==> flow/design.v <==
`timescale 1ns / 1ps
module judge(
	input [63:0]num,
	output [15:0] judge
    );
assign judge[0] = (num[3:0]==4'b0000)?1'b0:1'b1;	
assign judge[1] = (num[7:4]==4'b0000)?1'b0:1'b1;
assign judge[2] = (num[11:8]==4'b0000)?1'b0:1'b1;
assign judge[3] = (num[15:12]==4'b0000)?1'b0:1'b1;
assign judge[4] = (num[19:16]==4'b0000)?1'b0:1'b1;
assign judge[5] = (num[23:20]==4'b0000)?1'b0:1'b1;
assign judge[6] = (num[27:24]==4'b0000)?1'b0:1'b1;
assign judge[7] = (num[31:28]==4'b0000)?1'b0:1'b1;
assign judge[8] = (num[35:32]==4'b0000)?1'b0:1'b1;
assign judge[9] = (num[39:36]==4'b0000)?1'b0:1'b1;
assign judge[10] = (num[43:40]==4'b0000)?1'b0:1'b1;
assign judge[11] = (num[47:44]==4'b0000)?1'b0:1'b1;
assign judge[12] = (num[51:48]==4'b0000)?1'b0:1'b1;
assign judge[13] = (num[55:52]==4'b0000)?1'b0:1'b1;
assign judge[14] = (num[59:56]==4'b0000)?1'b0:1'b1;
assign judge[15] = (num[63:60]==4'b0000)?1'b0:1'b1;
endmodule
`timescale 1ns / 1ps
module GameModeEazy(
input wire clk,
input wire rst,
input wire load,
input wire [63:0] load_board,
input wire [3:0]btn,
input wire [3:0]mode,
output wire [63:0] num,
output wire [15:0] judge
    );
reg [63:0] num_reg; 
reg [63:0] num_reg_last;
reg [3:0]position_reg;
reg [1:0]count;
assign num = num_reg;
judge m0(.num(num),.judge(judge));
always @ (posedge clk)
if (rst) begin
	num_reg = 64'b0001000000000000000000000000000000000000000000000000000000010000;
	count = 2'b00;
end
else if (load) begin
	num_reg = load_board;
end
else if (mode==4'b0011) begin
	if (count==2'b11) count=2'b00; else count=count+1'b1;
	num_reg_last=num_reg;
		if (btn[0]==1)
		begin		
			if (num_reg[3:0]==4'b0000)
				begin
					num_reg[3:0]=num_reg[19:16];
					num_reg[19:16]=4'b0000;
				end
			if (num_reg[7:4]==4'b0000)
				begin
					num_reg[7:4]=num_reg[23:20];
					num_reg[23:20]=4'b0000;
				end	
			if (num_reg[11:8]==4'b0000)
				begin
					num_reg[11:8]=num_reg[27:24];
					num_reg[27:24]=4'b0000;
				end	
			if (num_reg[15:12]==4'b0000)
				begin
					num_reg[15:12]=num_reg[31:28];
					num_reg[31:28]=4'b0000;
				end	
			if (num_reg[19:16]==4'b0000)
				begin
					num_reg[19:16]=num_reg[35:32];
					num_reg[35:32]=4'b0000;
				end
			if (num_reg[23:20]==4'b0000)
				begin
					num_reg[23:20]=num_reg[39:36];
					num_reg[39:36]=4'b0000;
				end	
			if (num_reg[27:24]==4'b0000)
				begin
					num_reg[27:24]=num_reg[43:40];
					num_reg[43:40]=4'b0000;
				end	
			if (num_reg[31:28]==4'b0000)
				begin
					num_reg[31:28]=num_reg[47:44];
					num_reg[47:44]=4'b0000;
				end	
			if (num_reg[3:0]==4'b0000)
				begin
					num_reg[3:0]=num_reg[19:16];
					num_reg[19:16]=4'b0000;
				end
			if (num_reg[7:4]==4'b0000)
				begin
					num_reg[7:4]=num_reg[23:20];
					num_reg[23:20]=4'b0000;
				end	
			if (num_reg[11:8]==4'b0000)
				begin
					num_reg[11:8]=num_reg[27:24];
					num_reg[27:24]=4'b0000;
				end	
			if (num_reg[15:12]==4'b0000)
				begin
					num_reg[15:12]=num_reg[31:28];
					num_reg[31:28]=4'b0000;
				end	
			if (num_reg[35:32]==4'b0000)
				begin
					num_reg[35:32]=num_reg[51:48];
					num_reg[51:48]=4'b0000;
				end
			if (num_reg[39:36]==4'b0000)
				begin
					num_reg[39:36]=num_reg[55:52];
					num_reg[55:52]=4'b0000;
				end	
			if (num_reg[43:40]==4'b0000)
				begin
					num_reg[43:40]=num_reg[59:56];
					num_reg[59:56]=4'b0000;
				end	
			if (num_reg[47:44]==4'b0000)
				begin
					num_reg[47:44]=num_reg[63:60];
					num_reg[63:60]=4'b0000;
				end		
			if (num_reg[19:16]==4'b0000)
				begin
					num_reg[19:16]=num_reg[35:32];
					num_reg[35:32]=4'b0000;
				end
			if (num_reg[23:20]==4'b0000)
				begin
					num_reg[23:20]=num_reg[39:36];
					num_reg[39:36]=4'b0000;
				end	
			if (num_reg[27:24]==4'b0000)
				begin
					num_reg[27:24]=num_reg[43:40];
					num_reg[43:40]=4'b0000;
				end	
			if (num_reg[31:28]==4'b0000)
				begin
					num_reg[31:28]=num_reg[47:44];
					num_reg[47:44]=4'b0000;
				end	
			if (num_reg[3:0]==4'b0000)
				begin
					num_reg[3:0]=num_reg[19:16];
					num_reg[19:16]=4'b0000;
				end
			if (num_reg[7:4]==4'b0000)
				begin
					num_reg[7:4]=num_reg[23:20];
					num_reg[23:20]=4'b0000;
				end	
			if (num_reg[11:8]==4'b0000)
				begin
					num_reg[11:8]=num_reg[27:24];
					num_reg[27:24]=4'b0000;
				end	
			if (num_reg[15:12]==4'b0000)
				begin
					num_reg[15:12]=num_reg[31:28];
					num_reg[31:28]=4'b0000;
				end	
			if (num_reg[3:0]==num_reg[19:16] && num_reg[3:0]!=4'b0000)
				begin
					num_reg[3:0]=num_reg[3:0]+1'b1;
					num_reg[19:16]=4'b0000;
				end
			if (num_reg[7:4]==num_reg[23:20] && num_reg[7:4]!=4'b0000)
				begin
					num_reg[7:4]=num_reg[7:4]+1'b1;
					num_reg[23:20]=4'b0000;
				end	
			if (num_reg[11:8]==num_reg[27:24] && num_reg[11:8]!=4'b0000)
				begin
					num_reg[11:8]=num_reg[11:8]+1'b1;
					num_reg[27:24]=4'b0000;
				end	
			if (num_reg[15:12]==num_reg[31:28] && num_reg[15:12]!=4'b0000)
				begin
					num_reg[15:12]=num_reg[15:12]+1'b1;
					num_reg[31:28]=4'b0000;
				end	
			if (num_reg[35:32]==num_reg[19:16] && num_reg[35:32]!=4'b0000)
				begin
					num_reg[19:16]=num_reg[19:16]+1'b1;
					num_reg[35:32]=4'b0000;
				end
			if (num_reg[23:20]==num_reg[39:36] && num_reg[23:20]!=4'b000)
				begin
					num_reg[23:20]=num_reg[23:20]+1'b1;
					num_reg[39:36]=4'b0000;
				end	
			if (num_reg[43:40]==num_reg[27:24] && num_reg[43:40]!=4'b0000)
				begin
					num_reg[27:24]=num_reg[27:24]+1'b1;
					num_reg[43:40]=4'b0000;
				end	
			if (num_reg[47:44]==num_reg[31:28] && num_reg[47:44]!=4'b0000)
				begin
					num_reg[31:28]=num_reg[31:28]+1'b1;
					num_reg[47:44]=4'b0000;
				end	
			if (num_reg[35:32]==num_reg[51:48] && num_reg[35:32]!=4'b0000)
				begin
					num_reg[35:32]=num_reg[35:32]+1'b1;
					num_reg[51:48]=4'b0000;
				end
			if (num_reg[55:52]==num_reg[39:36] && num_reg[55:52]!=4'b0000) 
				begin
					num_reg[39:36]=num_reg[39:36]+1'b1;
					num_reg[55:52]=4'b0000;
				end	
			if (num_reg[43:40]==num_reg[59:56] && num_reg[43:40]!=4'b0000)
				begin
					num_reg[43:40]=num_reg[43:40]+1'b1;
					num_reg[59:56]=4'b0000;
				end	
			if (num_reg[47:44]==num_reg[63:60] && num_reg[47:44]!=4'b0000)
				begin
					num_reg[47:44]=num_reg[47:44]+1'b1;
					num_reg[63:60]=4'b0000;
				end		
			if (num_reg[3:0]==4'b0000)
				begin
					num_reg[3:0]=num_reg[19:16];
					num_reg[19:16]=4'b0000;
				end
			if (num_reg[7:4]==4'b0000)
				begin
					num_reg[7:4]=num_reg[23:20];
					num_reg[23:20]=4'b0000;
				end	
			if (num_reg[11:8]==4'b0000)
				begin
					num_reg[11:8]=num_reg[27:24];
					num_reg[27:24]=4'b0000;
				end	
			if (num_reg[15:12]==4'b0000)
				begin
					num_reg[15:12]=num_reg[31:28];
					num_reg[31:28]=4'b0000;
				end	
			if (num_reg[19:16]==4'b0000)
				begin
					num_reg[19:16]=num_reg[35:32];
					num_reg[35:32]=4'b0000;
				end
			if (num_reg[23:20]==4'b0000)
				begin
					num_reg[23:20]=num_reg[39:36];
					num_reg[39:36]=4'b0000;
				end	
			if (num_reg[27:24]==4'b0000)
				begin
					num_reg[27:24]=num_reg[43:40];
					num_reg[43:40]=4'b0000;
				end	
			if (num_reg[31:28]==4'b0000)
				begin
					num_reg[31:28]=num_reg[47:44];
					num_reg[47:44]=4'b0000;
				end	
			if (num_reg[3:0]==4'b0000)
				begin
					num_reg[3:0]=num_reg[19:16];
					num_reg[19:16]=4'b0000;
				end
			if (num_reg[7:4]==4'b0000)
				begin
					num_reg[7:4]=num_reg[23:20];
					num_reg[23:20]=4'b0000;
				end	
			if (num_reg[11:8]==4'b0000)
				begin
					num_reg[11:8]=num_reg[27:24];
					num_reg[27:24]=4'b0000;
				end	
			if (num_reg[15:12]==4'b0000)
				begin
					num_reg[15:12]=num_reg[31:28];
					num_reg[31:28]=4'b0000;
				end	
			if (num_reg[35:32]==4'b0000)
				begin
					num_reg[35:32]=num_reg[51:48];
					num_reg[51:48]=4'b0000;
				end
			if (num_reg[39:36]==4'b0000)
				begin
					num_reg[39:36]=num_reg[55:52];
					num_reg[55:52]=4'b0000;
				end	
			if (num_reg[43:40]==4'b0000)
				begin
					num_reg[43:40]=num_reg[59:56];
					num_reg[59:56]=4'b0000;
				end	
			if (num_reg[47:44]==4'b0000)
				begin
					num_reg[47:44]=num_reg[63:60];
					num_reg[63:60]=4'b0000;
				end		
			if (num_reg[19:16]==4'b0000)
				begin
					num_reg[19:16]=num_reg[35:32];
					num_reg[35:32]=4'b0000;
				end
			if (num_reg[23:20]==4'b0000)
				begin
					num_reg[23:20]=num_reg[39:36];
					num_reg[39:36]=4'b0000;
				end	
			if (num_reg[27:24]==4'b0000)
				begin
					num_reg[27:24]=num_reg[43:40];
					num_reg[43:40]=4'b0000;
				end	
			if (num_reg[31:28]==4'b0000)
				begin
					num_reg[31:28]=num_reg[47:44];
					num_reg[47:44]=4'b0000;
				end	
			if (num_reg[3:0]==4'b0000)
				begin
					num_reg[3:0]=num_reg[19:16];
					num_reg[19:16]=4'b0000;
				end
			if (num_reg[7:4]==4'b0000)
				begin
					num_reg[7:4]=num_reg[23:20];
					num_reg[23:20]=4'b0000;
				end	
			if (num_reg[11:8]==4'b0000)
				begin
					num_reg[11:8]=num_reg[27:24];
					num_reg[27:24]=4'b0000;
				end	
			if (num_reg[15:12]==4'b0000)
				begin
					num_reg[15:12]=num_reg[31:28];
					num_reg[31:28]=4'b0000;
				end	
			end		
	else if (btn[1]==1)
		begin	
			if (num_reg[51:48]==4'b0000)
				begin
					num_reg[51:48]=num_reg[35:32];
					num_reg[35:32]=4'b0000;
				end
			if (num_reg[55:52]==4'b0000)
				begin
					num_reg[55:52]=num_reg[39:36];
					num_reg[39:36]=4'b0000;
				end	
			if (num_reg[59:56]==4'b0000)
				begin
					num_reg[59:56]=num_reg[43:40];
					num_reg[43:40]=4'b0000;
				end	
			if (num_reg[63:60]==4'b0000)
				begin
					num_reg[63:60]=num_reg[47:44];
					num_reg[47:44]=4'b0000;
				end	
			if (num_reg[35:32]==4'b0000)
				begin
					num_reg[35:32]=num_reg[19:16];
					num_reg[19:16]=4'b0000;
				end
			if (num_reg[39:36]==4'b0000)
				begin
					num_reg[39:36]=num_reg[23:20];
					num_reg[23:20]=4'b0000;
				end	
			if (num_reg[43:40]==4'b0000)
				begin
					num_reg[43:40]=num_reg[27:24];
					num_reg[27:24]=4'b0000;
				end	
			if (num_reg[47:44]==4'b0000)
				begin
					num_reg[47:44]=num_reg[31:28];
					num_reg[31:28]=4'b0000;
				end	
			if (num_reg[51:48]==4'b0000)
				begin
					num_reg[51:48]=num_reg[35:32];
					num_reg[35:32]=4'b0000;
				end
			if (num_reg[55:52]==4'b0000)
				begin
					num_reg[55:52]=num_reg[39:36];
					num_reg[39:36]=4'b0000;
				end	
			if (num_reg[59:56]==4'b0000)
				begin
					num_reg[59:56]=num_reg[43:40];
					num_reg[43:40]=4'b0000;
				end	
			if (num_reg[63:60]==4'b0000)
				begin
					num_reg[63:60]=num_reg[47:44];
					num_reg[47:44]=4'b0000;
				end	
			if (num_reg[19:16]==4'b0000)
				begin
					num_reg[19:16]=num_reg[3:0];
					num_reg[3:0]=4'b0000;
				end
			if (num_reg[23:20]==4'b0000)
				begin
					num_reg[23:20]=num_reg[7:4];
					num_reg[7:4]=4'b0000;
				end	
			if (num_reg[27:24]==4'b0000)
				begin
					num_reg[27:24]=num_reg[11:8];
					num_reg[11:8]=4'b0000;
				end	
			if (num_reg[31:28]==4'b0000)
				begin
					num_reg[31:28]=num_reg[15:12];
					num_reg[15:12]=4'b0000;
				end		
			if (num_reg[35:32]==4'b0000)
				begin
					num_reg[35:32]=num_reg[19:16];
					num_reg[19:16]=4'b0000;
				end
			if (num_reg[39:36]==4'b0000)
				begin
					num_reg[39:36]=num_reg[23:20];
					num_reg[23:20]=4'b0000;
				end	
			if (num_reg[43:40]==4'b0000)
				begin
					num_reg[43:40]=num_reg[27:24];
					num_reg[27:24]=4'b0000;
				end	
			if (num_reg[47:44]==4'b0000)
				begin
					num_reg[47:44]=num_reg[31:28];
					num_reg[31:28]=4'b0000;
				end	
			if (num_reg[51:48]==4'b0000)
				begin
					num_reg[51:48]=num_reg[35:32];
					num_reg[35:32]=4'b0000;
				end
			if (num_reg[55:52]==4'b0000)
				begin
					num_reg[55:52]=num_reg[39:36];
					num_reg[39:36]=4'b0000;
				end	
			if (num_reg[59:56]==4'b0000)
				begin
					num_reg[59:56]=num_reg[43:40];
					num_reg[43:40]=4'b0000;
				end	
			if (num_reg[63:60]==4'b0000)
				begin
					num_reg[63:60]=num_reg[47:44];
					num_reg[47:44]=4'b0000;
				end	
			if (num_reg[51:48]==num_reg[35:32] && num_reg[51:48]!=4'b0000)
				begin
					num_reg[51:48]=num_reg[51:48]+1'b1;
					num_reg[35:32]=4'b0000;
				end
			if (num_reg[55:52]==num_reg[39:36] && num_reg[55:52]!=4'b0000)
				begin
					num_reg[55:52]=num_reg[55:52]+1'b1;
					num_reg[39:36]=4'b0000;
				end	
			if (num_reg[59:56]==num_reg[43:40] && num_reg[59:56]!=4'b0000)
				begin
					num_reg[59:56]=num_reg[59:56]+1'b1;
					num_reg[43:40]=4'b0000;
				end	
			if (num_reg[63:60]==num_reg[47:44] && num_reg[63:60]!=4'b0000)
				begin
					num_reg[63:60]=num_reg[63:60]+1'b1;
					num_reg[47:44]=4'b0000;
				end	
			if (num_reg[35:32]==num_reg[19:16] && num_reg[35:32]!=4'b0000)
				begin
					num_reg[35:32]=num_reg[35:32]+1'b1;
					num_reg[19:16]=4'b0000;
				end
			if (num_reg[39:36]==num_reg[23:20] && num_reg[39:36]!=4'b0000)
				begin
					num_reg[39:36]=num_reg[39:36]+1'b1;
					num_reg[23:20]=4'b0000;
				end	
			if (num_reg[43:40]==num_reg[27:24] && num_reg[43:40]!=4'b0000)
				begin
					num_reg[43:40]=num_reg[43:40]+1'b1;
					num_reg[27:24]=4'b0000;
				end	
			if (num_reg[47:44]==num_reg[31:28] && num_reg[47:44]!=4'b0000)
				begin
					num_reg[47:44]=num_reg[47:44]+1'b1;
					num_reg[31:28]=4'b0000;
				end	
			if (num_reg[19:16]==num_reg[3:0] && num_reg[19:16]!=4'b0000)
				begin
					num_reg[19:16]=num_reg[19:16]+1'b1;
					num_reg[3:0]=4'b0000;
				end
			if (num_reg[23:20]==num_reg[7:4] && num_reg[23:20]!=4'b0000)
				begin
					num_reg[23:20]=num_reg[23:20]+1'b1;
					num_reg[7:4]=4'b0000;
				end	
			if (num_reg[27:24]==num_reg[11:8] && num_reg[27:24]!=4'b0000)
				begin
					num_reg[27:24]=num_reg[27:24]+1'b1;
					num_reg[11:8]=4'b0000;
				end	
			if (num_reg[31:28]==num_reg[15:12] && num_reg[31:28]!=4'b0000)
				begin
					num_reg[31:28]=num_reg[31:28]+1'b1;
					num_reg[15:12]=4'b0000;
				end		
			if (num_reg[51:48]==4'b0000)
				begin
					num_reg[51:48]=num_reg[35:32];
					num_reg[35:32]=4'b0000;
				end
			if (num_reg[55:52]==4'b0000)
				begin
					num_reg[55:52]=num_reg[39:36];
					num_reg[39:36]=4'b0000;
				end	
			if (num_reg[59:56]==4'b0000)
				begin
					num_reg[59:56]=num_reg[43:40];
					num_reg[43:40]=4'b0000;
				end	
			if (num_reg[63:60]==4'b0000)
				begin
					num_reg[63:60]=num_reg[47:44];
					num_reg[47:44]=4'b0000;
				end	
			if (num_reg[35:32]==4'b0000)
				begin
					num_reg[35:32]=num_reg[19:16];
					num_reg[19:16]=4'b0000;
				end
			if (num_reg[39:36]==4'b0000)
				begin
					num_reg[39:36]=num_reg[23:20];
					num_reg[23:20]=4'b0000;
				end	
			if (num_reg[43:40]==4'b0000)
				begin
					num_reg[43:40]=num_reg[27:24];
					num_reg[27:24]=4'b0000;
				end	
			if (num_reg[47:44]==4'b0000)
				begin
					num_reg[47:44]=num_reg[31:28];
					num_reg[31:28]=4'b0000;
				end	
			if (num_reg[51:48]==4'b0000)
				begin
					num_reg[51:48]=num_reg[35:32];
					num_reg[35:32]=4'b0000;
				end
			if (num_reg[55:52]==4'b0000)
				begin
					num_reg[55:52]=num_reg[39:36];
					num_reg[39:36]=4'b0000;
				end	
			if (num_reg[59:56]==4'b0000)
				begin
					num_reg[59:56]=num_reg[43:40];
					num_reg[43:40]=4'b0000;
				end	
			if (num_reg[63:60]==4'b0000)
				begin
					num_reg[63:60]=num_reg[47:44];
					num_reg[47:44]=4'b0000;
				end	
			if (num_reg[19:16]==4'b0000)
				begin
					num_reg[19:16]=num_reg[3:0];
					num_reg[3:0]=4'b0000;
				end
			if (num_reg[23:20]==4'b0000)
				begin
					num_reg[23:20]=num_reg[7:4];
					num_reg[7:4]=4'b0000;
				end	
			if (num_reg[27:24]==4'b0000)
				begin
					num_reg[27:24]=num_reg[11:8];
					num_reg[11:8]=4'b0000;
				end	
			if (num_reg[31:28]==4'b0000)
				begin
					num_reg[31:28]=num_reg[15:12];
					num_reg[15:12]=4'b0000;
				end		
			if (num_reg[35:32]==4'b0000)
				begin
					num_reg[35:32]=num_reg[19:16];
					num_reg[19:16]=4'b0000;
				end
			if (num_reg[39:36]==4'b0000)
				begin
					num_reg[39:36]=num_reg[23:20];
					num_reg[23:20]=4'b0000;
				end	
			if (num_reg[43:40]==4'b0000)
				begin
					num_reg[43:40]=num_reg[27:24];
					num_reg[27:24]=4'b0000;
				end	
			if (num_reg[47:44]==4'b0000)
				begin
					num_reg[47:44]=num_reg[31:28];
					num_reg[31:28]=4'b0000;
				end	
			if (num_reg[51:48]==4'b0000)
				begin
					num_reg[51:48]=num_reg[35:32];
					num_reg[35:32]=4'b0000;
				end
			if (num_reg[55:52]==4'b0000)
				begin
					num_reg[55:52]=num_reg[39:36];
					num_reg[39:36]=4'b0000;
				end	
			if (num_reg[59:56]==4'b0000)
				begin
					num_reg[59:56]=num_reg[43:40];
					num_reg[43:40]=4'b0000;
				end	
			if (num_reg[63:60]==4'b0000)
				begin
					num_reg[63:60]=num_reg[47:44];
					num_reg[47:44]=4'b0000;
				end	
			end	
	else if(btn[2]==1)
	begin
			if (num_reg[3:0]==4'b0000)
				begin
					num_reg[3:0]=num_reg[7:4];
					num_reg[7:4]=4'b0000;
				end
			if (num_reg[19:16]==4'b0000)
				begin
					num_reg[19:16]=num_reg[23:20];
					num_reg[23:20]=4'b0000;
				end	
			if (num_reg[35:32]==4'b0000)
				begin
					num_reg[35:32]=num_reg[39:36];
					num_reg[39:36]=4'b0000;
				end	
			if (num_reg[51:48]==4'b0000)
				begin
					num_reg[51:48]=num_reg[55:52];
					num_reg[55:52]=4'b0000;
				end	
			if (num_reg[7:4]==4'b0000)
				begin
					num_reg[7:4]=num_reg[11:8];
					num_reg[11:8]=4'b0000;
				end
			if (num_reg[23:20]==4'b0000)
				begin
					num_reg[23:20]=num_reg[27:24];
					num_reg[27:24]=4'b0000;
				end	
			if (num_reg[39:36]==4'b0000)
				begin
					num_reg[39:36]=num_reg[43:40];
					num_reg[43:40]=4'b0000;
				end	
			if (num_reg[55:52]==4'b0000)
				begin
					num_reg[55:52]=num_reg[59:56];
					num_reg[59:56]=4'b0000;
				end	
			if (num_reg[3:0]==4'b0000)
				begin
					num_reg[3:0]=num_reg[7:4];
					num_reg[7:4]=4'b0000;
				end
			if (num_reg[19:16]==4'b0000)
				begin
					num_reg[19:16]=num_reg[23:20];
					num_reg[23:20]=4'b0000;
				end	
			if (num_reg[35:32]==4'b0000)
				begin
					num_reg[35:32]=num_reg[39:36];
					num_reg[39:36]=4'b0000;
				end	
			if (num_reg[51:48]==4'b0000)
				begin
					num_reg[51:48]=num_reg[55:52];
					num_reg[55:52]=4'b0000;
				end	
			if (num_reg[11:8]==4'b0000)
				begin
					num_reg[11:8]=num_reg[15:12];
					num_reg[15:12]=4'b0000;
				end
			if (num_reg[27:24]==4'b0000)
				begin
					num_reg[27:24]=num_reg[31:28];
					num_reg[31:28]=4'b0000;
				end	
			if (num_reg[43:40]==4'b0000)
				begin
					num_reg[43:40]=num_reg[47:44];
					num_reg[47:44]=4'b0000;
				end	
			if (num_reg[59:56]==4'b0000)
				begin
					num_reg[59:56]=num_reg[63:60];
					num_reg[63:60]=4'b0000;
				end		
			if (num_reg[7:4]==4'b0000)
				begin
					num_reg[7:4]=num_reg[11:8];
					num_reg[11:8]=4'b0000;
				end
			if (num_reg[23:20]==4'b0000)
				begin
					num_reg[23:20]=num_reg[27:24];
					num_reg[27:24]=4'b0000;
				end	
			if (num_reg[39:36]==4'b0000)
				begin
					num_reg[39:36]=num_reg[43:40];
					num_reg[43:40]=4'b0000;
				end	
			if (num_reg[55:52]==4'b0000)
				begin
					num_reg[55:52]=num_reg[59:56];
					num_reg[59:56]=4'b0000;
				end	
			if (num_reg[3:0]==4'b0000)
				begin
					num_reg[3:0]=num_reg[7:4];
					num_reg[7:4]=4'b0000;
				end
			if (num_reg[19:16]==4'b0000)
				begin
					num_reg[19:16]=num_reg[23:20];
					num_reg[23:20]=4'b0000;
				end	
			if (num_reg[35:32]==4'b0000)
				begin
					num_reg[35:32]=num_reg[39:36];
					num_reg[39:36]=4'b0000;
				end	
			if (num_reg[51:48]==4'b0000)
				begin
					num_reg[51:48]=num_reg[55:52];
					num_reg[55:52]=4'b0000;
				end	
			if (num_reg[3:0]==num_reg[7:4] && num_reg[3:0]!=4'b0000)
				begin
					num_reg[3:0]=num_reg[3:0]+1'b1;
					num_reg[7:4]=4'b0000;
				end
			if (num_reg[19:16]==num_reg[23:20] && num_reg[19:16]!=4'b0000)
				begin
					num_reg[19:16]=num_reg[19:16]+1'b1;
					num_reg[23:20]=4'b0000;
				end	
			if (num_reg[35:32]==num_reg[39:36] && num_reg[35:32]!=4'b0000)
				begin
					num_reg[35:32]=num_reg[35:32]+1'b1;
					num_reg[39:36]=4'b0000;
				end	
			if (num_reg[51:48]==num_reg[55:52] && num_reg[51:48]!=4'b0000)
				begin
					num_reg[51:48]=num_reg[51:48]+1'b1;
					num_reg[55:52]=4'b0000;
				end	
			if (num_reg[7:4]==num_reg[11:8] && num_reg[7:4]!=4'b0000)
				begin
					num_reg[7:4]=num_reg[7:4]+1'b1;
					num_reg[11:8]=4'b0000;
				end
			if (num_reg[23:20]==num_reg[27:24] && num_reg[23:20]!=4'b0000)
				begin
					num_reg[23:20]=num_reg[23:20]+1'b1;
					num_reg[27:24]=4'b0000;
				end	
			if (num_reg[39:36]==num_reg[43:40] && num_reg[39:36]!=4'b0000)
				begin
					num_reg[39:36]=num_reg[39:36]+1'b1;
					num_reg[43:40]=4'b0000;
				end	
			if (num_reg[55:52]==num_reg[59:56] && num_reg[55:52]!=4'b0000)
				begin
					num_reg[55:52]=num_reg[55:52]+1'b1;
					num_reg[59:56]=4'b0000;
				end	
			if (num_reg[11:8]==num_reg[15:12] && num_reg[11:8]!=4'b0000)
				begin
					num_reg[11:8]=num_reg[11:8]+1'b1;
					num_reg[15:12]=4'b0000;
				end
			if (num_reg[27:24]==num_reg[31:28] && num_reg[27:24]!=4'b0000)
				begin
					num_reg[27:24]=num_reg[27:24]+1'b1;
					num_reg[31:28]=4'b0000;
				end	
			if (num_reg[43:40]==num_reg[47:44] && num_reg[43:40]!=4'b0000)
				begin
					num_reg[43:40]=num_reg[43:40]+1'b1;
					num_reg[47:44]=4'b0000;
				end	
			if (num_reg[59:56]==num_reg[63:60] && num_reg[59:56]!=4'b0000)
				begin
					num_reg[59:56]=num_reg[59:56]+1'b1;
					num_reg[63:60]=4'b0000;
				end		
			if (num_reg[3:0]==4'b0000)
				begin
					num_reg[3:0]=num_reg[7:4];
					num_reg[7:4]=4'b0000;
				end
			if (num_reg[19:16]==4'b0000)
				begin
					num_reg[19:16]=num_reg[23:20];
					num_reg[23:20]=4'b0000;
				end	
			if (num_reg[35:32]==4'b0000)
				begin
					num_reg[35:32]=num_reg[39:36];
					num_reg[39:36]=4'b0000;
				end	
			if (num_reg[51:48]==4'b0000)
				begin
					num_reg[51:48]=num_reg[55:52];
					num_reg[55:52]=4'b0000;
				end	
			if (num_reg[7:4]==4'b0000)
				begin
					num_reg[7:4]=num_reg[11:8];
					num_reg[11:8]=4'b0000;
				end
			if (num_reg[23:20]==4'b0000)
				begin
					num_reg[23:20]=num_reg[27:24];
					num_reg[27:24]=4'b0000;
				end	
			if (num_reg[39:36]==4'b0000)
				begin
					num_reg[39:36]=num_reg[43:40];
					num_reg[43:40]=4'b0000;
				end	
			if (num_reg[55:52]==4'b0000)
				begin
					num_reg[55:52]=num_reg[59:56];
					num_reg[59:56]=4'b0000;
				end	
			if (num_reg[3:0]==4'b0000)
				begin
					num_reg[3:0]=num_reg[7:4];
					num_reg[7:4]=4'b0000;
				end
			if (num_reg[19:16]==4'b0000)
				begin
					num_reg[19:16]=num_reg[23:20];
					num_reg[23:20]=4'b0000;
				end	
			if (num_reg[35:32]==4'b0000)
				begin
					num_reg[35:32]=num_reg[39:36];
					num_reg[39:36]=4'b0000;
				end	
			if (num_reg[51:48]==4'b0000)
				begin
					num_reg[51:48]=num_reg[55:52];
					num_reg[55:52]=4'b0000;
				end	
			if (num_reg[11:8]==4'b0000)
				begin
					num_reg[11:8]=num_reg[15:12];
					num_reg[15:12]=4'b0000;
				end
			if (num_reg[27:24]==4'b0000)
				begin
					num_reg[27:24]=num_reg[31:28];
					num_reg[31:28]=4'b0000;
				end	
			if (num_reg[43:40]==4'b0000)
				begin
					num_reg[43:40]=num_reg[47:44];
					num_reg[47:44]=4'b0000;
				end	
			if (num_reg[59:56]==4'b0000)
				begin
					num_reg[59:56]=num_reg[63:60];
					num_reg[63:60]=4'b0000;
				end		
			if (num_reg[7:4]==4'b0000)
				begin
					num_reg[7:4]=num_reg[11:8];
					num_reg[11:8]=4'b0000;
				end
			if (num_reg[23:20]==4'b0000)
				begin
					num_reg[23:20]=num_reg[27:24];
					num_reg[27:24]=4'b0000;
				end	
			if (num_reg[39:36]==4'b0000)
				begin
					num_reg[39:36]=num_reg[43:40];
					num_reg[43:40]=4'b0000;
				end	
			if (num_reg[55:52]==4'b0000)
				begin
					num_reg[55:52]=num_reg[59:56];
					num_reg[59:56]=4'b0000;
				end	
			if (num_reg[3:0]==4'b0000)
				begin
					num_reg[3:0]=num_reg[7:4];
					num_reg[7:4]=4'b0000;
				end
			if (num_reg[19:16]==4'b0000)
				begin
					num_reg[19:16]=num_reg[23:20];
					num_reg[23:20]=4'b0000;
				end	
			if (num_reg[35:32]==4'b0000)
				begin
					num_reg[35:32]=num_reg[39:36];
					num_reg[39:36]=4'b0000;
				end	
			if (num_reg[51:48]==4'b0000)
				begin
					num_reg[51:48]=num_reg[55:52];
					num_reg[55:52]=4'b0000;
				end	
		end	
	else if(btn[3]==1)
	begin		
			if (num_reg[15:12]==4'b0000)
				begin
					num_reg[15:12]=num_reg[11:8];
					num_reg[11:8]=4'b0000;
				end
			if (num_reg[31:28]==4'b0000)
				begin
					num_reg[31:28]=num_reg[27:24];
					num_reg[27:24]=4'b0000;
				end	
			if (num_reg[47:44]==4'b0000)
				begin
					num_reg[47:44]=num_reg[43:40];
					num_reg[43:40]=4'b0000;
				end	
			if (num_reg[63:60]==4'b0000)
				begin
					num_reg[63:60]=num_reg[59:56];
					num_reg[59:56]=4'b0000;
				end	
			if (num_reg[11:8]==4'b0000)
				begin
					num_reg[11:8]=num_reg[7:4];
					num_reg[7:4]=4'b0000;
				end
			if (num_reg[27:24]==4'b0000)
				begin
					num_reg[27:24]=num_reg[23:20];
					num_reg[23:20]=4'b0000;
				end	
			if (num_reg[43:40]==4'b0000)
				begin
					num_reg[43:40]=num_reg[39:36];
					num_reg[39:36]=4'b0000;
				end	
			if (num_reg[59:56]==4'b0000)
				begin
					num_reg[59:56]=num_reg[55:52];
					num_reg[55:52]=4'b0000;
				end	
			if (num_reg[15:12]==4'b0000)
				begin
					num_reg[15:12]=num_reg[11:8];
					num_reg[11:8]=4'b0000;
				end
			if (num_reg[31:28]==4'b0000)
				begin
					num_reg[31:28]=num_reg[27:24];
					num_reg[27:24]=4'b0000;
				end	
			if (num_reg[47:44]==4'b0000)
				begin
					num_reg[47:44]=num_reg[43:40];
					num_reg[43:40]=4'b0000;
				end	
			if (num_reg[63:60]==4'b0000)
				begin
					num_reg[63:60]=num_reg[59:56];
					num_reg[59:56]=4'b0000;
				end	
			if (num_reg[7:4]==4'b0000)
				begin
					num_reg[7:4]=num_reg[3:0];
					num_reg[3:0]=4'b0000;
				end
			if (num_reg[23:20]==4'b0000)
				begin
					num_reg[23:20]=num_reg[19:16];
					num_reg[19:16]=4'b0000;
				end	
			if (num_reg[39:36]==4'b0000)
				begin
					num_reg[39:36]=num_reg[35:32];
					num_reg[35:32]=4'b0000;
				end	
			if (num_reg[55:52]==4'b0000)
				begin
					num_reg[55:52]=num_reg[51:48];
					num_reg[51:48]=4'b0000;
				end		
			if (num_reg[11:8]==4'b0000)
				begin
					num_reg[11:8]=num_reg[7:4];
					num_reg[7:4]=4'b0000;
				end
			if (num_reg[27:24]==4'b0000)
				begin
					num_reg[27:24]=num_reg[23:20];
					num_reg[23:20]=4'b0000;
				end	
			if (num_reg[43:40]==4'b0000)
				begin
					num_reg[43:40]=num_reg[39:36];
					num_reg[39:36]=4'b0000;
				end	
			if (num_reg[59:56]==4'b0000)
				begin
					num_reg[59:56]=num_reg[55:52];
					num_reg[55:52]=4'b0000;
				end	
			if (num_reg[15:12]==4'b0000)
				begin
					num_reg[15:12]=num_reg[11:8];
					num_reg[11:8]=4'b0000;
				end
			if (num_reg[31:28]==4'b0000)
				begin
					num_reg[31:28]=num_reg[27:24];
					num_reg[27:24]=4'b0000;
				end	
			if (num_reg[47:44]==4'b0000)
				begin
					num_reg[47:44]=num_reg[43:40];
					num_reg[43:40]=4'b0000;
				end	
			if (num_reg[63:60]==4'b0000)
				begin
					num_reg[63:60]=num_reg[59:56];
					num_reg[59:56]=4'b0000;
				end	
			if (num_reg[15:12]==num_reg[11:8] && num_reg[15:12]!=4'b0000)
				begin
					num_reg[15:12]=num_reg[15:12]+1'b1;
					num_reg[11:8]=4'b0000;
				end
			if (num_reg[31:28]==num_reg[27:24] && num_reg[31:28]!=4'b0000)
				begin
					num_reg[31:28]=num_reg[31:28]+1'b1;
					num_reg[27:24]=4'b0000;
				end	
			if (num_reg[47:44]==num_reg[43:40] && num_reg[47:44]!=4'b0000)
				begin
					num_reg[47:44]=num_reg[47:44]+1'b1;
					num_reg[43:40]=4'b0000;
				end	
			if (num_reg[63:60]==num_reg[59:56] && num_reg[63:60]!=4'b0000)
				begin
					num_reg[63:60]=num_reg[63:60]+1'b1;
					num_reg[59:56]=4'b0000;
				end	
			if (num_reg[11:8]==num_reg[7:4] && num_reg[11:8]!=4'b0000)
				begin
					num_reg[11:8]=num_reg[11:8]+1'b1;
					num_reg[7:4]=4'b0000;
				end
			if (num_reg[27:24]==num_reg[23:20] && num_reg[27:24]!=4'b0000)
				begin
					num_reg[27:24]=num_reg[27:24]+1'b1;
					num_reg[23:20]=4'b0000;
				end	
			if (num_reg[43:40]==num_reg[39:36] && num_reg[43:40]!=4'b0000)
				begin
					num_reg[43:40]=num_reg[43:40]+1'b1;
					num_reg[39:36]=4'b0000;
				end	
			if (num_reg[59:56]==num_reg[55:52] && num_reg[59:56]!=4'b0000)
				begin
					num_reg[59:56]=num_reg[59:56]+1'b1;
					num_reg[55:52]=4'b0000;
				end	
			if (num_reg[7:4]==num_reg[3:0] && num_reg[7:4]!=4'b0000)
				begin
					num_reg[7:4]=num_reg[7:4]+1'b1;
					num_reg[3:0]=4'b0000;
				end
			if (num_reg[23:20]==num_reg[19:16] && num_reg[23:20]!=4'b0000)
				begin
					num_reg[23:20]=num_reg[23:20]+1'b1;
					num_reg[19:16]=4'b0000;
				end	
			if (num_reg[39:36]==num_reg[35:32] && num_reg[39:36]!=4'b0000)
				begin
					num_reg[39:36]=num_reg[39:36]+1'b1;
					num_reg[35:32]=4'b0000;
				end	
			if (num_reg[55:52]==num_reg[51:48] && num_reg[55:52]!=4'b0000)
				begin
					num_reg[55:52]=num_reg[55:52]+1'b1;
					num_reg[51:48]=4'b0000;
				end		
			if (num_reg[15:12]==4'b0000)
				begin
					num_reg[15:12]=num_reg[11:8];
					num_reg[11:8]=4'b0000;
				end
			if (num_reg[31:28]==4'b0000)
				begin
					num_reg[31:28]=num_reg[27:24];
					num_reg[27:24]=4'b0000;
				end	
			if (num_reg[47:44]==4'b0000)
				begin
					num_reg[47:44]=num_reg[43:40];
					num_reg[43:40]=4'b0000;
				end	
			if (num_reg[63:60]==4'b0000)
				begin
					num_reg[63:60]=num_reg[59:56];
					num_reg[59:56]=4'b0000;
				end	
			if (num_reg[11:8]==4'b0000)
				begin
					num_reg[11:8]=num_reg[7:4];
					num_reg[7:4]=4'b0000;
				end
			if (num_reg[27:24]==4'b0000)
				begin
					num_reg[27:24]=num_reg[23:20];
					num_reg[23:20]=4'b0000;
				end	
			if (num_reg[43:40]==4'b0000)
				begin
					num_reg[43:40]=num_reg[39:36];
					num_reg[39:36]=4'b0000;
				end	
			if (num_reg[59:56]==4'b0000)
				begin
					num_reg[59:56]=num_reg[55:52];
					num_reg[55:52]=4'b0000;
				end	
			if (num_reg[15:12]==4'b0000)
				begin
					num_reg[15:12]=num_reg[11:8];
					num_reg[11:8]=4'b0000;
				end
			if (num_reg[31:28]==4'b0000)
				begin
					num_reg[31:28]=num_reg[27:24];
					num_reg[27:24]=4'b0000;
				end	
			if (num_reg[47:44]==4'b0000)
				begin
					num_reg[47:44]=num_reg[43:40];
					num_reg[43:40]=4'b0000;
				end	
			if (num_reg[63:60]==4'b0000)
				begin
					num_reg[63:60]=num_reg[59:56];
					num_reg[59:56]=4'b0000;
				end	
			if (num_reg[7:4]==4'b0000)
				begin
					num_reg[7:4]=num_reg[3:0];
					num_reg[3:0]=4'b0000;
				end
			if (num_reg[23:20]==4'b0000)
				begin
					num_reg[23:20]=num_reg[19:16];
					num_reg[19:16]=4'b0000;
				end	
			if (num_reg[39:36]==4'b0000)
				begin
					num_reg[39:36]=num_reg[35:32];
					num_reg[35:32]=4'b0000;
				end	
			if (num_reg[55:52]==4'b0000)
				begin
					num_reg[55:52]=num_reg[51:48];
					num_reg[51:48]=4'b0000;
				end		
			if (num_reg[11:8]==4'b0000)
				begin
					num_reg[11:8]=num_reg[7:4];
					num_reg[7:4]=4'b0000;
				end
			if (num_reg[27:24]==4'b0000)
				begin
					num_reg[27:24]=num_reg[23:20];
					num_reg[23:20]=4'b0000;
				end	
			if (num_reg[43:40]==4'b0000)
				begin
					num_reg[43:40]=num_reg[39:36];
					num_reg[39:36]=4'b0000;
				end	
			if (num_reg[59:56]==4'b0000)
				begin
					num_reg[59:56]=num_reg[55:52];
					num_reg[55:52]=4'b0000;
				end	
			if (num_reg[15:12]==4'b0000)
				begin
					num_reg[15:12]=num_reg[11:8];
					num_reg[11:8]=4'b0000;
				end
			if (num_reg[31:28]==4'b0000)
				begin
					num_reg[31:28]=num_reg[27:24];
					num_reg[27:24]=4'b0000;
				end	
			if (num_reg[47:44]==4'b0000)
				begin
					num_reg[47:44]=num_reg[43:40];
					num_reg[43:40]=4'b0000;
				end	
			if (num_reg[63:60]==4'b0000)
				begin
					num_reg[63:60]=num_reg[59:56];
					num_reg[59:56]=4'b0000;
				end	
		end	
		if (num_reg !=num_reg_last) begin
		if (count==2'b00) position_reg=4'b0000;
		if (count==2'b01) position_reg=4'b0101;
		if (count==2'b10) position_reg=4'b1010;
		if (count==2'b11) position_reg=4'b1111;
		if (num_reg[4*position_reg+3]!=0 || num_reg[4*position_reg+2]!=0 || num_reg[4*position_reg+1]!=0 ||num_reg[4*position_reg]!=0) position_reg=(position_reg==4'b1111)?4'b0000:position_reg+1'b1;
		if (num_reg[4*position_reg+3]!=0 || num_reg[4*position_reg+2]!=0 || num_reg[4*position_reg+1]!=0 ||num_reg[4*position_reg]!=0) position_reg=(position_reg==4'b1111)?4'b0000:position_reg+1'b1;
		if (num_reg[4*position_reg+3]!=0 || num_reg[4*position_reg+2]!=0 || num_reg[4*position_reg+1]!=0 ||num_reg[4*position_reg]!=0) position_reg=(position_reg==4'b1111)?4'b0000:position_reg+1'b1;
		if (num_reg[4*position_reg+3]!=0 || num_reg[4*position_reg+2]!=0 || num_reg[4*position_reg+1]!=0 ||num_reg[4*position_reg]!=0) position_reg=(position_reg==4'b1111)?4'b0000:position_reg+1'b1;
		if (num_reg[4*position_reg+3]!=0 || num_reg[4*position_reg+2]!=0 || num_reg[4*position_reg+1]!=0 ||num_reg[4*position_reg]!=0) position_reg=(position_reg==4'b1111)?4'b0000:position_reg+1'b1;
		if (num_reg[4*position_reg+3]!=0 || num_reg[4*position_reg+2]!=0 || num_reg[4*position_reg+1]!=0 ||num_reg[4*position_reg]!=0) position_reg=(position_reg==4'b1111)?4'b0000:position_reg+1'b1;
		if (num_reg[4*position_reg+3]!=0 || num_reg[4*position_reg+2]!=0 || num_reg[4*position_reg+1]!=0 ||num_reg[4*position_reg]!=0) position_reg=(position_reg==4'b1111)?4'b0000:position_reg+1'b1;
		if (num_reg[4*position_reg+3]!=0 || num_reg[4*position_reg+2]!=0 || num_reg[4*position_reg+1]!=0 ||num_reg[4*position_reg]!=0) position_reg=(position_reg==4'b1111)?4'b0000:position_reg+1'b1;
		if (num_reg[4*position_reg+3]!=0 || num_reg[4*position_reg+2]!=0 || num_reg[4*position_reg+1]!=0 ||num_reg[4*position_reg]!=0) position_reg=(position_reg==4'b1111)?4'b0000:position_reg+1'b1;
		if (num_reg[4*position_reg+3]!=0 || num_reg[4*position_reg+2]!=0 || num_reg[4*position_reg+1]!=0 ||num_reg[4*position_reg]!=0) position_reg=(position_reg==4'b1111)?4'b0000:position_reg+1'b1;
		if (num_reg[4*position_reg+3]!=0 || num_reg[4*position_reg+2]!=0 || num_reg[4*position_reg+1]!=0 ||num_reg[4*position_reg]!=0) position_reg=(position_reg==4'b1111)?4'b0000:position_reg+1'b1;
		if (num_reg[4*position_reg+3]!=0 || num_reg[4*position_reg+2]!=0 || num_reg[4*position_reg+1]!=0 ||num_reg[4*position_reg]!=0) position_reg=(position_reg==4'b1111)?4'b0000:position_reg+1'b1;
		if (num_reg[4*position_reg+3]!=0 || num_reg[4*position_reg+2]!=0 || num_reg[4*position_reg+1]!=0 ||num_reg[4*position_reg]!=0) position_reg=(position_reg==4'b1111)?4'b0000:position_reg+1'b1;
		if (num_reg[4*position_reg+3]!=0 || num_reg[4*position_reg+2]!=0 || num_reg[4*position_reg+1]!=0 ||num_reg[4*position_reg]!=0) position_reg=(position_reg==4'b1111)?4'b0000:position_reg+1'b1;
		if (num_reg[4*position_reg+3]!=0 || num_reg[4*position_reg+2]!=0 || num_reg[4*position_reg+1]!=0 ||num_reg[4*position_reg]!=0) position_reg=(position_reg==4'b1111)?4'b0000:position_reg+1'b1;
		if (num_reg[4*position_reg+3]!=0 || num_reg[4*position_reg+2]!=0 || num_reg[4*position_reg+1]!=0 ||num_reg[4*position_reg]!=0) position_reg=(position_reg==4'b1111)?4'b0000:position_reg+1'b1;
		if (num_reg[3:0]>4'b0111 || num_reg[7:4]>4'b0111 || num_reg[11:8]>4'b0111 || num_reg[15:12]>4'b0111 || 
			 num_reg[19:16]>4'b0111 || num_reg[23:20]>4'b0111 || num_reg[27:24]>4'b0111 || num_reg[31:28]>4'b0111 ||
			 num_reg[35:32]>4'b0111 || num_reg[39:36]>4'b0111 || num_reg[43:40]>4'b0111 || num_reg[47:44]>4'b0111 ||
			 num_reg[51:48]>4'b0111 || num_reg[55:52]>4'b0111 || num_reg[59:56]>4'b0111 || num_reg[63:60]>4'b0111)
		num_reg[4*position_reg +: 4]=4'b0010;
		else
		num_reg[4*position_reg +: 4]=4'b0001;
	end	
end	
endmodule
From RTL to reports: GameModeEazy

Tool output for the design above, in the order of the flow.
Lines are those of the file above, counted from 1.
Operators carry their Yosys type and port widths (W data, S select, Z words).
Cell names lack the library's common part.
Not given: -

Design top: GameModeEazy
Clock: clk
Library: sky130hd
Library corner: tt_025C_1v80

Elaborated design

Yosys after proc, flatten, opt, wreduce and memory -nomap, before mapping. Memory bits, and registers merged into a memory's read port (data or address), are not among the register bits. Print and check cells are not counted. Equal cells are merged and count once.

$add $sub $neg: 114
Magnitude comparators: 16
Equality and inequality tests: 70
Shift operators: 67
Multiplexer cells: 2260
Bitwise logic cells: 6
Reduce/logical cells: 355

Operators by type and width:

| cell                      | count |
| $mux W4                   | 2228 |
| $shiftx A64 B8 Y1         | 48 |
| $shiftx A64 B7 Y1         | 16 |
| $logic_not A4 Y1          | 192 |
| $add A4 B1 Y4 const B     | 64 |
| $mux W64                  | 4 |
| $add A6 B2 Y7 const B     | 32 |
| $eq A4 B4 Y1              | 48 |
| $reduce_bool A4 Y1        | 48 |
| $or A64 B64 Y64           | 2 |
| $add A6 B1 Y7 const B     | 16 |
| $shift A1 B33 Y64 const A | 1 |
| $shift A2 B33 Y64 const A | 1 |
| $gt A4 B3 Y1 const B      | 16 |
| $shift A4 B33 Y64 const A | 1 |
| $eq A4 B4 Y1 const B      | 16 |
| $ne A64 B64 Y1            | 1 |
| $and A64 B64 Y64          | 1 |
| $not A64 Y64              | 1 |
| $mux W8                   | 8 |
| $logic_or A1 B1 Y1        | 63 |
| $logic_and A1 B1 Y1       | 48 |
| $neg A6 Y33               | 1 |
| $mux W1                   | 16 |
| $mux W2                   | 4 |
| $eq A2 B2 Y1 const B      | 3 |
| $eq A4 B2 Y1 const B      | 1 |
| $reduce_and A4 Y1         | 1 |

Other operator kinds: 6; their cells: 7.

Register bits: 70
Input bits: 75
Cells after elaboration: 2891

Logic depth

Depth = most cells in a row (Yosys ltp): at word level without a register or memory, in the mapped netlist without a sequential cell, where the memories' decode and read muxes count.

Depth in word-level cells: 245
ABC_AREA: 0
Mapped depth: 133
Mapped depth without buffers: 119

Synthesis result

Yosys stat after the flow's synthesis: flattened, memories mapped to cells. It holds for the ABC_AREA given above (unset counts as 0); a run with the other value may have another netlist.
Totals and module areas in this step are rounded.

Cell count: 6829
Chip area (Yosys): 45000 sq um
Area of sequential cells: 1411 sq um
Flip-flops: 69
Buffer cells: 463

Cell types:

| type     | count | total area (sq um) |
| a21oi_1  | 620   | 3.1E+03 |
| nor2_1   | 602   | 2.26E+03 |
| nand2_1  | 592   | 2.22E+03 |
| xnor2_1  | 236   | 2.07E+03 |
| o21ai_0  | 368   | 1.84E+03 |
| mux2i_1  | 164   | 1.64E+03 |
| nor3_1   | 287   | 1.44E+03 |
| ha_1     | 112   | 1.4E+03 |
| nand3_1  | 267   | 1.34E+03 |
| dfxtp_1  | 66    | 1.32E+03 |
| mux4_2   | 51    | 1.15E+03 |
| clkbuf_1 | 288   | 1.08E+03 |
| a211oi_1 | 120   | 900.864 |
| inv_1    | 231   | 867.082 |
| o31ai_1  | 109   | 818.285 |
| o211ai_1 | 103   | 773.242 |
| a21o_1   | 102   | 765.734 |
| a31oi_1  | 119   | 744.464 |

Not listed: further types 131, cells in them 2392.
The figures by module come from a second, unflattened synthesis with its own total; it is not the netlist above.

Cells (unflattened synthesis): 7373
Area (unflattened synthesis): 47650 sq um

Each row is one instance without its submodules.

Modules:

| module       | instances | cells | area (sq um) | seq. area (sq um) |
| GameModeEazy | 1         | 7357  | 47530        | 1411 |
| judge        | 1         | 16    | 120.1        | 0.0 |

Path before layout

OpenSTA on the mapped netlist: ideal clock, no wires. The path of least setup slack (recovery checks aside). Input and output delay are each 20% of the period. Register names are those of the netlist, which keeps one name where synthesis merged equal registers.

Path kind: register to register
Start point: register num_reg[2]
End point: register num_reg[1]
Clock period: 28.0 ns
Library setup time: 0.128 ns
Time at the first pin: 0.000 ns
Arrival time: 27.735 ns
Data required time: 27.872 ns
Setup slack: 0.138 ns
Delay of the path: 27.863 ns
Stages on the path: 119
Path buffers: 22
Synthesis period reached: 27.862 ns

"delay of the path" = arrival - input delay + setup time.
"stages on the path" counts driving pins, that of a launching flip-flop among them; a cell with two outputs on the path counts twice.
"synthesis period reached" is the clock period less the worst setup slack; recovery checks do not enter. This is arithmetic on one report: input and output delays are still those of the set period (20% each).
At most two assigning lines are given for a register; there are more.
Where a signal picks the word or bit written, the line may be left out of the assigning lines.

Path through: dfxtp_1 > buf_2 > nor4_4 > inv_2 > buf_2 > buf_2 > buf_2 > buf_6 > clkbuf_1 > a221oi_1 > a21oi_1 > ha_1 > or4_1 > o211ai_1 > and3_1 > buf_2 > or2_1 > clkbuf_1 > (+83 left out) > xnor2_1 > inv_1 > ha_1 > a22oi_1 > a211oi_1 > nand3_1 > o22ai_1 > nor4_1 > or4_1 > a21oi_1 > ha_1 > or2_2 > inv_1 > nand4b_1 > a2111oi_1 > mux2_2 > a221oi_1 > nor2_1

Ends and longest elaborated chain, after synthesis:

| item            | line | text |
| start, declared | 34   | `reg [63:0] num_reg;` |
| start, assigned | 46   | `num_reg = load_board;` |
| start, assigned | 55   | `num_reg[3:0]=num_reg[19:16];` |
| end, assigned   | 46   |  |
| end, assigned   | 55   |  |
| end, declared   | 34   |  |

Chain of elaborated cells between the ends: none given.
Nets of the timed path that keep an RTL name, with a line that drives or declares them; the list need not be complete.

Nets with RTL names, path after synthesis:

| signal   | line | text |
| judge[0] | 6    | `assign judge[0] = (num[3:0]==4'b0000)?1'b0:1'b1;` |

Path in the finished layout

Path of least setup slack in the final report of record 1 (OpenROAD, finished layout, wires in). Where an end is a register, its clock arrival counts in the times.

Path kind: input to register
Start point: input port btn[0]
End point: register num_reg[8]
Clock period: 48.8 ns
Input delay: 9.76 ns
Library setup time: 0.08 ns
Time at the first pin: 9.76 ns
Arrival time: 36.43 ns
Data required time: 49.10 ns
Setup slack: 12.67 ns
Stages on the path: 83
Path buffers: 4

At most two assigning lines are given for a register; there are more.
Where a signal picks the word or bit written, the line may be left out of the assigning lines.

Path through: buf_2 > buf_4 > clkinv_1 > buf_4 > nand2_1 > nor2_1 > buf_4 > o21ai_0 > nor2_1 > a211oi_1 > nor3b_1 > a21oi_1 > nor3_1 > nand4_1 > a21oi_2 > xnor2_2 > ha_1 > mux2i_1 > (+47 left out) > inv_1 > mux4_2 > a31oi_1 > or2_1 > mux4_2 > xnor2_4 > mux2_1 > nor3_1 > nor3_1 > a2111oi_4 > a21oi_1 > ha_1 > nand2b_1 > nor3_2 > nor4b_1 > mux2i_1 > o21ai_1 > a21oi_1

Ends and longest elaborated chain, after layout:

| item            | line | text |
| start, declared | 29   | `input wire [3:0]btn,` |
| end, assigned   | 46   | `num_reg = load_board;` |
| end, assigned   | 65   | `num_reg[11:8]=num_reg[27:24];` |
| end, declared   | 34   | `reg [63:0] num_reg;` |

Chain of elaborated cells between the ends: none given.

Hand-over note for GameModeEazy

Settings and measured results of 3 stored flow runs for module GameModeEazy (sky130hd), not sorted in any way. The constraints put input and output delay at 20% of the set period each and load the outputs with 0.01 pF.
By "clock period reached" is meant the clock period of the run minus its worst setup slack. This is arithmetic on one report: input and output delays are still those of the set period (20% each).
"time on the worst setup path" is the time allowed to the run's worst setup path (the clock period less input and output delay, where it has them) less its slack. Clock arrival times count: a late capture clock shortens it, a late launch clock lengthens it.
The measured numbers are rounded.

## Record 1

==> flow/run.sh <==
#!/bin/bash
# the make line also repeats the synthesis and layout settings of config.mk as NAME=value (left out here)
make -C /OpenROAD-flow-scripts/flow DESIGN_CONFIG=/design/flow/config.mk WORK_HOME=/design/flow/orfs CLKGATE_MAP_FILE= finish
==> flow/config.mk <==
export PLATFORM = sky130hd
export DESIGN_NAME = GameModeEazy
export DESIGN_NICKNAME = GameModeEazy
export VERILOG_FILES = /design/flow/design.v
export SDC_FILE = /design/flow/constraint.sdc
export NUM_CORES = 4
export LEC_CHECK = 0
export ABC_AREA = 0
export CAP_MARGIN = 20
export CELL_PAD_IN_SITES_GLOBAL_PLACEMENT = 3
export CORE_MARGIN = 2
export CORE_UTILIZATION = 41
export CTS_CLUSTER_DIAMETER = 45
export CTS_CLUSTER_SIZE = 70
export GPL_ROUTABILITY_DRIVEN = 0
export HOLD_SLACK_MARGIN = -0.01
export SETUP_SLACK_MARGIN = 5.0
export SLEW_MARGIN = 20
==> flow/constraint.sdc <==
create_clock -name core_clock -period 48.8 [get_ports {clk}]
set_input_delay 9.7600 -clock core_clock [delete_from_list [all_inputs] [get_ports {clk}]]
set_output_delay 9.7600 -clock core_clock [all_outputs]
set_load 0.01 [all_outputs]

| result of record 1 | value |
|---|---|
| cell area after synthesis | 45000 sq um |
| die size | 112400 sq um |
| area of the standard cells in the finished layout | 48320 sq um |
| utilization | 44.4% |
| setup slack of the worst path | 12.67 ns |
| sum of negative setup slack | 0.000 ns |
| worst hold slack in the final report | 0.575 ns |
| clock period reached | 36.128 ns |
| time on the worst setup path | 26.37 ns |
| worst setup path type | input to register |

## Record 2

==> flow/run.sh <==
#!/bin/bash
# the make line also repeats the synthesis and layout settings of config.mk as NAME=value (left out here)
make -C /OpenROAD-flow-scripts/flow DESIGN_CONFIG=/design/flow/config.mk WORK_HOME=/design/flow/orfs CLKGATE_MAP_FILE= finish
==> flow/config.mk <==
export PLATFORM = sky130hd
export DESIGN_NAME = GameModeEazy
export DESIGN_NICKNAME = GameModeEazy
export VERILOG_FILES = /design/flow/design.v
export SDC_FILE = /design/flow/constraint.sdc
export NUM_CORES = 4
export LEC_CHECK = 0
export CAP_MARGIN = 20
export CORE_MARGIN = 2
export CORE_UTILIZATION = 30
export GPL_ROUTABILITY_DRIVEN = 1
export SLEW_MARGIN = 20
==> flow/constraint.sdc <==
create_clock -name core_clock -period 38.0 [get_ports {clk}]
set_input_delay 7.6000 -clock core_clock [delete_from_list [all_inputs] [get_ports {clk}]]
set_output_delay 7.6000 -clock core_clock [all_outputs]
set_load 0.01 [all_outputs]

| result of record 2 | value |
|---|---|
| cell area after synthesis | 45000 sq um |
| die size | 153100 sq um |
| area of the standard cells in the finished layout | 49080 sq um |
| utilization | 32.8% |
| setup slack of the worst path | 3.863 ns |
| sum of negative setup slack | 0.000 ns |
| worst hold slack in the final report | 0.587 ns |
| clock period reached | 34.137 ns |
| time on the worst setup path | 34.14 ns |
| worst setup path type | register to register |

## Record 3

==> flow/run.sh <==
#!/bin/bash
# the make line also repeats the synthesis and layout settings of config.mk as NAME=value (left out here)
make -C /OpenROAD-flow-scripts/flow DESIGN_CONFIG=/design/flow/config.mk WORK_HOME=/design/flow/orfs CLKGATE_MAP_FILE= finish
==> flow/config.mk <==
export PLATFORM = sky130hd
export DESIGN_NAME = GameModeEazy
export DESIGN_NICKNAME = GameModeEazy
export VERILOG_FILES = /design/flow/design.v
export SDC_FILE = /design/flow/constraint.sdc
export NUM_CORES = 4
export LEC_CHECK = 0
export CAP_MARGIN = 30
export CELL_PAD_IN_SITES_GLOBAL_PLACEMENT = 3
export CORE_MARGIN = 2
export CORE_UTILIZATION = 40
export CTS_CLUSTER_SIZE = 28
export GPL_TIMING_DRIVEN = 1
export HOLD_SLACK_MARGIN = 0.21
export MAX_ROUTING_LAYER = met5
export MIN_ROUTING_LAYER = met1
export PLACE_DENSITY = 0.94
export SLEW_MARGIN = 15
export TNS_END_PERCENT = 40
==> flow/constraint.sdc <==
create_clock -name core_clock -period 28.0 [get_ports {clk}]
set_input_delay 5.6000 -clock core_clock [delete_from_list [all_inputs] [get_ports {clk}]]
set_output_delay 5.6000 -clock core_clock [all_outputs]
set_load 0.01 [all_outputs]

| result of record 3 | value |
|---|---|
| cell area after synthesis | 45000 sq um |
| die size | 115200 sq um |
| area of the standard cells in the finished layout | 51760 sq um |
| utilization | 46.2% |
| setup slack of the worst path | 0.887 ns |
| sum of negative setup slack | 0.000 ns |
| worst hold slack in the final report | 0.574 ns |
| clock period reached | 27.113 ns |
| time on the worst setup path | 21.51 ns |
| worst setup path type | input to register |

End of note.
